==> flow/design.v <==
module DECODER_UNIT
(input wire [1:0]            alu_fun,
output reg arith_enable,logic_enable,comp_enable,shift_enable);
  always@(*)
  begin
    arith_enable = 1'b0;
    logic_enable = 1'b0;
    comp_enable = 1'b0;
    shift_enable = 1'b0;
    case(alu_fun)
      4'b00:arith_enable = 1'b1;
      4'b01:logic_enable = 1'b1;
      4'b10:comp_enable = 1'b1;
      4'b11:shift_enable = 1'b1;
      default: begin
            arith_enable = 1'b0;
            logic_enable = 1'b0;
            comp_enable =1'b 0;
            shift_enable = 1'b0;
        end
      endcase
  end
endmodule
module ARITHMATIC_UNIT#(parameter alu_width =16)
(
  input wire [alu_width-1:0]  A,B,
  input wire                  clk,rst,
  input wire arith_enable,
  input wire [1:0]            alu_fun,
  output reg                  arith_flag,carry_out,
  output reg [alu_width-1:0]  arith_out);
reg [alu_width:0] arith_out_reg;
wire carry_out_reg;
reg arith_flag_reg;  
always@(posedge clk or negedge rst)
begin
  if(!rst)
    begin
    arith_out <= 16'b0;
    carry_out <= 16'b0;
    arith_flag <= 16'b0;
    end
  else
   begin
    arith_out <= arith_out_reg[alu_width-1:0];
    carry_out <= carry_out_reg;
    arith_flag <= arith_flag_reg;
   end 
end
always@(*)
  begin
    arith_out_reg   = 1'b0  ;
    arith_flag_reg  = 1'b0 ;
      if(arith_enable)
        begin
    case(alu_fun)  
    4'b00:begin
    arith_out_reg   = A+B  ;
    arith_flag_reg  = 1'b1 ;
            end
    4'b01:begin
    arith_out_reg   = A-B  ;
    arith_flag_reg  = 1'b1 ;
           end
    4'b10:begin
    arith_out_reg   = A*B  ;
    arith_flag_reg  = 1'b1 ;
            end
    4'b11:begin
    arith_out_reg   = (B == 0) ? {1'b0, {alu_width{1'b1}}} : A/B  ;
    arith_flag_reg  = 1'b1 ;
           end
          endcase
          end    
end
assign carry_out_reg = arith_out_reg[alu_width] ;
endmodule
module LOGIC_UNIT#(parameter alu_width =16)
(
  input wire [alu_width-1:0]  A,B,
  input wire                  clk,rst,
  input wire logic_enable,
  input wire [1:0]            alu_fun,
  output reg                  logic_flag,
  output reg [alu_width-1:0]  logic_out);
reg [alu_width-1:0] logic_out_reg;
reg logic_flag_reg;
always @ (posedge clk or negedge rst)
 begin 
   if (!rst)
     begin
      logic_out  <= 'b0 ;
      logic_flag <= 'b0 ;	
	 end
   else
     begin   
      logic_out  <= logic_out_reg ;
      logic_flag <= logic_flag_reg ;
	 end
 end	
always@(*)
begin
    logic_out_reg  = 1'b0  ;
    logic_flag_reg = 1'b0 ;
    if(logic_enable)
        begin
    case(alu_fun)  
    4'b00:begin
    logic_out_reg   = A&B  ;
    logic_flag_reg  = 1'b1 ;
            end
    4'b01:begin
    logic_out_reg   = A|B  ;
    logic_flag_reg  = 1'b1 ;
           end
    4'b10:begin
    logic_out_reg   = ~(A&B) ;
    logic_flag_reg  = 1'b1 ;
            end
    4'b11:begin
    logic_out_reg   = ~(A|B) ;
    logic_flag_reg  = 1'b1 ;
           end
          endcase
          end            
end 
endmodule
module comparsion_unit#(parameter alu_width =16)
(
  input wire [alu_width-1:0]  A,B,
  input wire                  clk,rst,
  input wire comp_enable,
  input wire [1:0]            alu_fun,
  output reg                  comp_flag,
  output reg [alu_width-1:0]  comp_out);
reg comp_out_reg ;
reg  comp_flag_reg ;
always @ (posedge clk or negedge rst)
 begin 
   if (!rst)
     begin
      comp_out  <= 'b0 ;
      comp_flag <= 'b0 ;	
	 end
   else
     begin   
      comp_out  <= comp_out_reg ;
      comp_flag <= comp_flag_reg ;
	 end
 end
always@(*)
    begin
      comp_out_reg = 1'b0;
      comp_flag_reg = 1'b0;
      if(comp_enable)
        begin
  case(alu_fun)
      4'b00:begin
      comp_out_reg = 1'b0;
      comp_flag_reg = 1'b1;
      end 
      4'b01:begin
        comp_flag_reg  = 1'b1;
        if(A==B)
           begin
    comp_out_reg = 1'b1;
          end
       else
          begin
    comp_out_reg   = 1'b0;
          end
        end
    4'b10:begin
      comp_flag_reg  = 1'b1 ;
      if(A > B)
        begin
    comp_out_reg   = 1'b1;
        end
    else
        begin
    comp_out_reg   = 1'b0;
        end
        end
    4'b11:begin
      comp_flag_reg  = 1'b1;
      if(A < B)
          begin
    comp_out_reg   = 16'b1;
          end
    else
          begin
    comp_out_reg   = 1'b0;
          end
      end
   endcase
          end
   end
  endmodule
module shift_unit#(parameter alu_width =16)
(
  input wire [alu_width-1:0]  A,B,
  input wire                  clk,rst,
  input wire                shift_enable,
  input wire [1:0]            alu_fun,
  output reg                  shift_flag,
  output reg [alu_width-1:0]  shift_out);
reg [alu_width-1:0]  shift_out_reg ;
reg shift_flag_reg ;
always @ (posedge clk or negedge rst)
 begin 
   if (!rst)
     begin
      shift_out  <= 'b0 ;
      shift_flag <= 'b0 ;	
	 end
   else
     begin   
      shift_out  <= shift_out_reg ;
      shift_flag <= shift_flag_reg ;
	 end
 end
   always@(*)
begin
        shift_out_reg = 1'b0;
        shift_flag_reg = 1'b0;
      if(shift_enable)
        begin
      case(alu_fun)  
        4'b00:begin
        shift_flag_reg = 1'b1;
        shift_out_reg = A >> 1;
        end
        4'b01:begin
        shift_out_reg = A << 1;
        shift_flag_reg = 1'b1;
        end
        4'b10:begin
        shift_flag_reg = 1'b1;
        shift_out_reg = B >> 1;
         end
        4'b11:begin
        shift_flag_reg = 1'b1;
        shift_out_reg = B << 1;
        end
      endcase
end
end 
endmodule
module TOP_VIEW#(parameter alu_width =16)
(
  input wire [alu_width-1:0]    A,B,
  input wire                    clk,rst,
  input wire [3:0]              alu_fun,
  output wire                   arith_flag,carry_out,logic_flag,comp_flag,shift_flag,
  output wire [alu_width-1:0]   arith_out,logic_out,comp_out,shift_out
  );
wire                  comp_enable ;
wire                  shift_enable ;
wire                  logic_enable ;
wire                  arith_enable ;
  DECODER_UNIT U_decoder(
  .alu_fun(alu_fun[3:2]),
  .arith_enable(arith_enable),
  .logic_enable(logic_enable),
  .shift_enable(shift_enable),
  .comp_enable(comp_enable)
  );
  ARITHMATIC_UNIT U_arithmatic(
  .A(A),
  .arith_enable(arith_enable),
  .B(B),
  .clk(clk),
  .rst(rst),
  .alu_fun(alu_fun[1:0]),
  .arith_out(arith_out),
  .arith_flag(arith_flag),
  .carry_out(carry_out)
  );
   LOGIC_UNIT U_logic(
  .A(A),
  .logic_enable(logic_enable),
  .B(B),
  .clk(clk),
  .rst(rst),
  .alu_fun(alu_fun[1:0]),
  .logic_out(logic_out),
  .logic_flag(logic_flag)
   );
   comparsion_unit U_comp (
  .A(A),
  .comp_enable(comp_enable),
  .B(B),
  .clk(clk),
  .rst(rst),
  .alu_fun(alu_fun[1:0]),
  .comp_out(comp_out),
  .comp_flag(comp_flag)
  );
  shift_unit U_shift(
  .A(A),
  .shift_enable(shift_enable),
  .B(B),
  .clk(clk),
  .rst(rst),
  .alu_fun(alu_fun[1:0]),
  .shift_out(shift_out),
  .shift_flag(shift_flag)
  );
endmodule
======== Tool chain data of TOP_VIEW ========
Tool output for the design above, in the order of the flow.
Lines are those of the file above, counted from 1.
Library cell names are shortened.
A cell with -- has no value.
design
  design top .............................. TOP_VIEW
  clock ................................... clk
  standard-cell library ................... sky130hd
  corner .................................. tt_025C_1v80

======== Elaborated design ========
Source: Yosys, flattened and elaborated, memories not mapped. Widths are those after wreduce; folded enables and synchronous resets count as part of the registers. Registers that Yosys merges into a memory's read port (data or address) are not register bits. Print and check cells do not count. Equal cells are merged and count once.
word-level totals
  register bits ........................... 54
  input port bits ......................... 38
  output and inout port bits .............. 69
  elaborated cells ........................ 55
operators by class
  $add $sub $neg .......................... 2
  multipliers ............................. 1
  div/mod/pow operators ................... 1
  order comparisons ....................... 2
  equal/unequal tests ..................... 7
  mux-type cells .......................... 21
  bitwise logic cells ..................... 4
  reduce/logical cells .................... 8
operators with widths
  operator                                      count
  divider 16 x 16 -> 17 bit                     1
  multiplier 16 x 16 -> 17 bit                  1
  case mux 16 bit (select 4 bit)                2
  case mux 17 bit (select 4 bit)                1
  2-to-1 mux 17 bit                             2
  NOT 16 bit                                    2
  2-to-1 mux 16 bit                             2
  adder 16 x 16 -> 17 bit                       1
  subtractor 16 x 16 -> 17 bit                  1
  > comparator 16 bit                           1
  less-than comparator 16 bit                   1
  equality test 16 bit                          1
  AND 16 bit                                    1
  OR 16 bit                                     1
  logical NOT 16 bit                            1
  OR reduction 3 bit                            4
  2-to-1 mux 1 bit                              9
  equality test 2 bit with constant B           4
  case mux 1 bit (select 2 bit)                 4
  equality test 2 x 1 -> 1 bit with constant B  2
  logical NOT 2 bit                             2
  OR reduction 4 bit                            1
  case mux 1 bit (select 4 bit)                 1

======== Logic depth ========
Depth = most cells in a row (Yosys ltp): at word level without a register or memory, in the mapped netlist without a sequential cell, where the memories' decode and read muxes count.
logic depth
  word-level depth ........................ 4
  ABC_AREA ................................ 0
  depth in mapped cells ................... 143
  depth with buffers taken out ............ 134

======== Mapped cells and area ========
The flow's flattened synthesis, as Yosys stat reports it; memories are mapped. The netlist is that of the ABC_AREA named above (0 if unset); the other value can give another one.
cells by type
  type      count  area in all (µm²)
  ha_1      251    3.14E+03
  fa_1      96     1.92E+03
  dfrtp_1   54     1.35E+03
  xnor2_1   105    919.632
  nor2_1    242    908.371
  inv_1     199    746.966
  nand2_1   180    675.648
  a21oi_1   113    565.542
  xor2_1    42     367.853
  o21ai_0   68     340.326
  mux4_2    15     337.824
  nor3_1    64     320.307
  mux2_2    27     304.042
  mux2i_1   28     280.269
  o21a_1    37     277.766
  a21o_1    36     270.259
  clkbuf_1  69     258.998
  nor2b_1   35     218.96
Not listed: further types 85, cells in them 393.
mapped netlist
  standard cells after synthesis .......... 2054
  mapped area ............................. 16215.6 µm²
  sequential part of the area ............. 1351.3 µm²
  flip-flops .............................. 54
  buffers ................................. 101
By module: a second synthesis without flattening, with its own total; a netlist apart from the flattened one above.
second synthesis, totals
  cell total of the unflattened synthesis .. 2031
  area total of the unflattened synthesis .. 15974.1 µm²
Each row is one instance without its submodules.
modules
  module           times used  cells  area (µm²)  seq. area (µm²)
  ARITHMATIC_UNIT  1           1837   13780.7     450.4
  LOGIC_UNIT       1           56     807.0       425.4
  shift_unit       1           55     732.0       425.4
  comparsion_unit  1           79     628.1       50.0
  DECODER_UNIT     1           4      26.3        0.0
  TOP_VIEW         1           0      0.0         0.0

======== Timing after synthesis ========
OpenSTA on the mapped netlist: ideal clock, no wires. The path of least setup slack (recovery checks aside). Input and output delay are each 20% of the period. Register names are those of the netlist, which keeps one name where synthesis merged equal registers.
timing post-synthesis
  path type ............................... input port to flip-flop
  start point ............................. input port B[0]
  end point ............................... register U_arithmatic.arith_out[0]
  period .................................. 36.0 ns
  input delay ............................. 7.200 ns
  setup time .............................. 0.124 ns
  launch time at the first pin ............ 7.200 ns
  arrival time ............................ 35.642 ns
  required time ........................... 35.876 ns
  path slack .............................. 0.234 ns
  delay of the path ....................... 28.566 ns
  stages .................................. 136
  buffers on the path ..................... 11
  synthesis period reached ................ 35.766 ns
"delay of the path" is the arrival time less input delay plus setup time.
"stages": output pins that drive a net of the path, with the launching flip-flop's if there is one; two outputs of one cell count as two.
"synthesis period reached" = period - worst setup slack (recovery checks aside). The figure is calculated, with input and output delays left at 20% of the set period.
Between the ends stands the longest chain of elaborated cells between them, by number of cells; it is not shown to be the way that was timed. Of several equally long chains one is given.
Each line given opens the expression or statement behind the cell; cells for indexed reads and writes are added by Yosys, which also makes memories of some case tables.
on the way, post-synthesis
  path through ............................ clkbuf_1 -> clkinv_1 -> ha_1 -> o21ai_0 -> nand2b_1 -> a31oi_1 -> nor2_1 -> ha_1 -> o21a_1 -> o22ai_1 -> or4_1 -> o31ai_1 -> ha_1 -> nor3_1 -> a211oi_1 -> nand3_1 -> mux2_2 -> ha_1 -> (+100 left out) -> a31oi_1 -> o21ai_0 -> o41a_1 -> clkbuf_1 -> nor2_1 -> a21oi_1 -> ha_1 -> nor2b_1 -> o21a_1 -> o21a_1 -> o21a_1 -> o21ai_0 -> nand2b_1 -> a21oi_1 -> nor3_1 -> a2111oi_0 -> o21ai_0 -> o31a_1
  length of the longest elaborated chain .. 4
  elaborated cells between the ends (all ways) .. 8
  RTL lines with such cells ............... 6
  those cells by class .................... 2 x add/sub; 1 x mul; 1 x div; 3 x mux; 1 x reduce/logical
ends and longest elaborated chain, post-synthesis
  item                            RTL line  text
  start: declaration              251       input wire [alu_width-1:0]    A,B,
  divider 16 x 16 -> 17 bit       70        arith_out_reg   = (B == 0) ? {1'b0, {alu_width{1'b1}}} : A/B  ;
  2-to-1 mux 17 bit               70
  case mux 17 bit (select 4 bit)  56        case(alu_fun)
  2-to-1 mux 17 bit               54        if(arith_enable)
  end: assignment                 39        arith_out <= 16'b0;
  end: assignment                 45        arith_out <= arith_out_reg[alu_width-1:0];
  end: declaration                31        output reg [alu_width-1:0]  arith_out);

======== Path in the finished layout ========
From the final timing report of run 1: the path of least setup slack in the routed layout; clock arrival at registers is part of the times.
timing after layout
  path type ............................... input port to flip-flop
  start point ............................. input port B[1]
  end point ............................... register U_arithmatic.arith_out[0]
  period .................................. 22.0 ns
  input delay ............................. 4.40 ns
  setup time .............................. 0.12 ns
  launch time at the first pin ............ 4.40 ns
  arrival time ............................ 30.34 ns
  required time ........................... 22.19 ns
  path slack .............................. -8.15 ns
  stages .................................. 138
  buffers on the path ..................... 21
Between the ends stands the longest chain of elaborated cells between them, by number of cells; it is not shown to be the way that was timed. Of several equally long chains one is given.
on the way, after layout
  path through ............................ buf_6 -> clkbuf_16 -> clkinv_16 -> ha_4 -> o21ai_4 -> nand2b_4 -> and4_4 -> nor2_4 -> ha_4 -> o21a_4 -> buf_4 -> or4_4 -> o31ai_4 -> ha_4 -> nor3_4 -> a211oi_2 -> nand3_4 -> buf_6 -> (+102 left out) -> a31oi_4 -> o21ai_4 -> o41a_1 -> clkbuf_8 -> nor2_4 -> a21oi_2 -> ha_1 -> nor2b_1 -> o21a_1 -> o21a_1 -> o21a_1 -> o21ai_2 -> nand2b_1 -> a21oi_2 -> nor3_2 -> a2111oi_2 -> o21ai_1 -> o31a_1
  length of the longest elaborated chain .. 4
  elaborated cells between the ends (all ways) .. 5
  RTL lines with such cells ............... 3
  those cells by class .................... 1 x div; 3 x mux; 1 x reduce/logical
ends and longest elaborated chain, after layout
  item                            RTL line  text
  start: declaration              251       input wire [alu_width-1:0]    A,B,
  divider 16 x 16 -> 17 bit       70        arith_out_reg   = (B == 0) ? {1'b0, {alu_width{1'b1}}} : A/B  ;
  2-to-1 mux 17 bit               70
  case mux 17 bit (select 4 bit)  56        case(alu_fun)
  2-to-1 mux 17 bit               54        if(arith_enable)
  end: assignment                 39        arith_out <= 16'b0;
  end: assignment                 45        arith_out <= arith_out_reg[alu_width-1:0];
  end: declaration                31        output reg [alu_width-1:0]  arith_out);

Subject: TOP_VIEW on sky130hd, stored results

Hello all,

Below are 3 stored runs of the flow (Yosys, OpenROAD; platform sky130hd) on TOP_VIEW, each with its settings and what was measured, unordered. Constraints: input delay and output delay 20% of the set period each, output load 0.01 pF.
"worst setup path time (ns)" = time allowed to the worst setup path (clock period - input delay - output delay, where it has them) - its slack; a late launch clock adds to it, a late capture clock takes from it.

Flow files of run 1
==> flow/run.sh <==
#!/bin/bash
# the make line also repeats the synthesis and layout settings of config.mk as NAME=value (left out here)
make -C /OpenROAD-flow-scripts/flow DESIGN_CONFIG=/design/flow/config.mk WORK_HOME=/design/flow/orfs CLKGATE_MAP_FILE= finish
==> flow/config.mk <==
export PLATFORM = sky130hd
export DESIGN_NAME = TOP_VIEW
export DESIGN_NICKNAME = TOP_VIEW
export VERILOG_FILES = /design/flow/design.v
export SDC_FILE = /design/flow/constraint.sdc
export NUM_CORES = 4
export LEC_CHECK = 0
export CAP_MARGIN = 0
export CELL_PAD_IN_SITES_GLOBAL_PLACEMENT = 3
export CORE_MARGIN = 8
export CORE_UTILIZATION = 40
export CTS_CLUSTER_DIAMETER = 240
export GPL_ROUTABILITY_DRIVEN = 1
export GPL_TIMING_DRIVEN = 0
export HOLD_SLACK_MARGIN = 0.23
export MAX_ROUTING_LAYER = met4
export MIN_ROUTING_LAYER = met1
export SETUP_SLACK_MARGIN = 4.03
export SLEW_MARGIN = 25
export TNS_END_PERCENT = 35
==> flow/constraint.sdc <==
create_clock -name core_clock -period 22.0 [get_ports {clk}]
set_input_delay 4.4000 -clock core_clock [delete_from_list [all_inputs] [get_ports {clk}]]
set_output_delay 4.4000 -clock core_clock [all_outputs]
set_load 0.01 [all_outputs]

report of run 1
yosys chip area after synthesis (um^2): 16215.6
finish__design__die__area: 47236.7
finish__design__instance__utilization: 0.5509
finish__timing__setup__ws: -8.146
worst setup path time (ns): 25.75
worst setup path kind: input port to flip-flop

Flow files of run 2
==> flow/run.sh <==
#!/bin/bash
# the make line also repeats the synthesis and layout settings of config.mk as NAME=value (left out here)
make -C /OpenROAD-flow-scripts/flow DESIGN_CONFIG=/design/flow/config.mk WORK_HOME=/design/flow/orfs CLKGATE_MAP_FILE= finish
==> flow/config.mk <==
export PLATFORM = sky130hd
export DESIGN_NAME = TOP_VIEW
export DESIGN_NICKNAME = TOP_VIEW
export VERILOG_FILES = /design/flow/design.v
export SDC_FILE = /design/flow/constraint.sdc
export NUM_CORES = 4
export LEC_CHECK = 0
export CAP_MARGIN = 20
export CELL_PAD_IN_SITES_DETAIL_PLACEMENT = 2
export CELL_PAD_IN_SITES_GLOBAL_PLACEMENT = 2
export CORE_ASPECT_RATIO = 1.4
export CORE_MARGIN = 4
export CORE_UTILIZATION = 60
export CTS_CLUSTER_SIZE = 73
export GPL_ROUTABILITY_DRIVEN = 0
export GPL_TIMING_DRIVEN = 0
export MAX_ROUTING_LAYER = met4
export MIN_ROUTING_LAYER = met2
export SLEW_MARGIN = 20
==> flow/constraint.sdc <==
create_clock -name core_clock -period 36.0 [get_ports {clk}]
set_input_delay 7.2000 -clock core_clock [delete_from_list [all_inputs] [get_ports {clk}]]
set_output_delay 7.2000 -clock core_clock [all_outputs]
set_load 0.01 [all_outputs]

report of run 2: did not finish, place, GPL-0301

Flow files of run 3
==> flow/run.sh <==
#!/bin/bash
# the make line also repeats the synthesis and layout settings of config.mk as NAME=value (left out here)
make -C /OpenROAD-flow-scripts/flow DESIGN_CONFIG=/design/flow/config.mk WORK_HOME=/design/flow/orfs CLKGATE_MAP_FILE= finish
==> flow/config.mk <==
export PLATFORM = sky130hd
export DESIGN_NAME = TOP_VIEW
export DESIGN_NICKNAME = TOP_VIEW
export VERILOG_FILES = /design/flow/design.v
export SDC_FILE = /design/flow/constraint.sdc
export NUM_CORES = 4
export LEC_CHECK = 0
export CAP_MARGIN = 20
export CORE_MARGIN = 2
export CORE_UTILIZATION = 40
export CTS_CLUSTER_DIAMETER = 20
export GPL_TIMING_DRIVEN = 0
export MAX_ROUTING_LAYER = met4
export MIN_ROUTING_LAYER = met2
export SETUP_SLACK_MARGIN = 5.0
export SLEW_MARGIN = 20
export TNS_END_PERCENT = 35
==> flow/constraint.sdc <==
create_clock -name core_clock -period 36.0 [get_ports {clk}]
set_input_delay 7.2000 -clock core_clock [delete_from_list [all_inputs] [get_ports {clk}]]
set_output_delay 7.2000 -clock core_clock [all_outputs]
set_load 0.01 [all_outputs]

report of run 3
yosys chip area after synthesis (um^2): 16215.6
finish__design__die__area: 42164.5
finish__design__instance__utilization: 0.5473
finish__timing__setup__ws: 2.262
worst setup path time (ns): 26.54
worst setup path kind: input port to flip-flop

Thanks
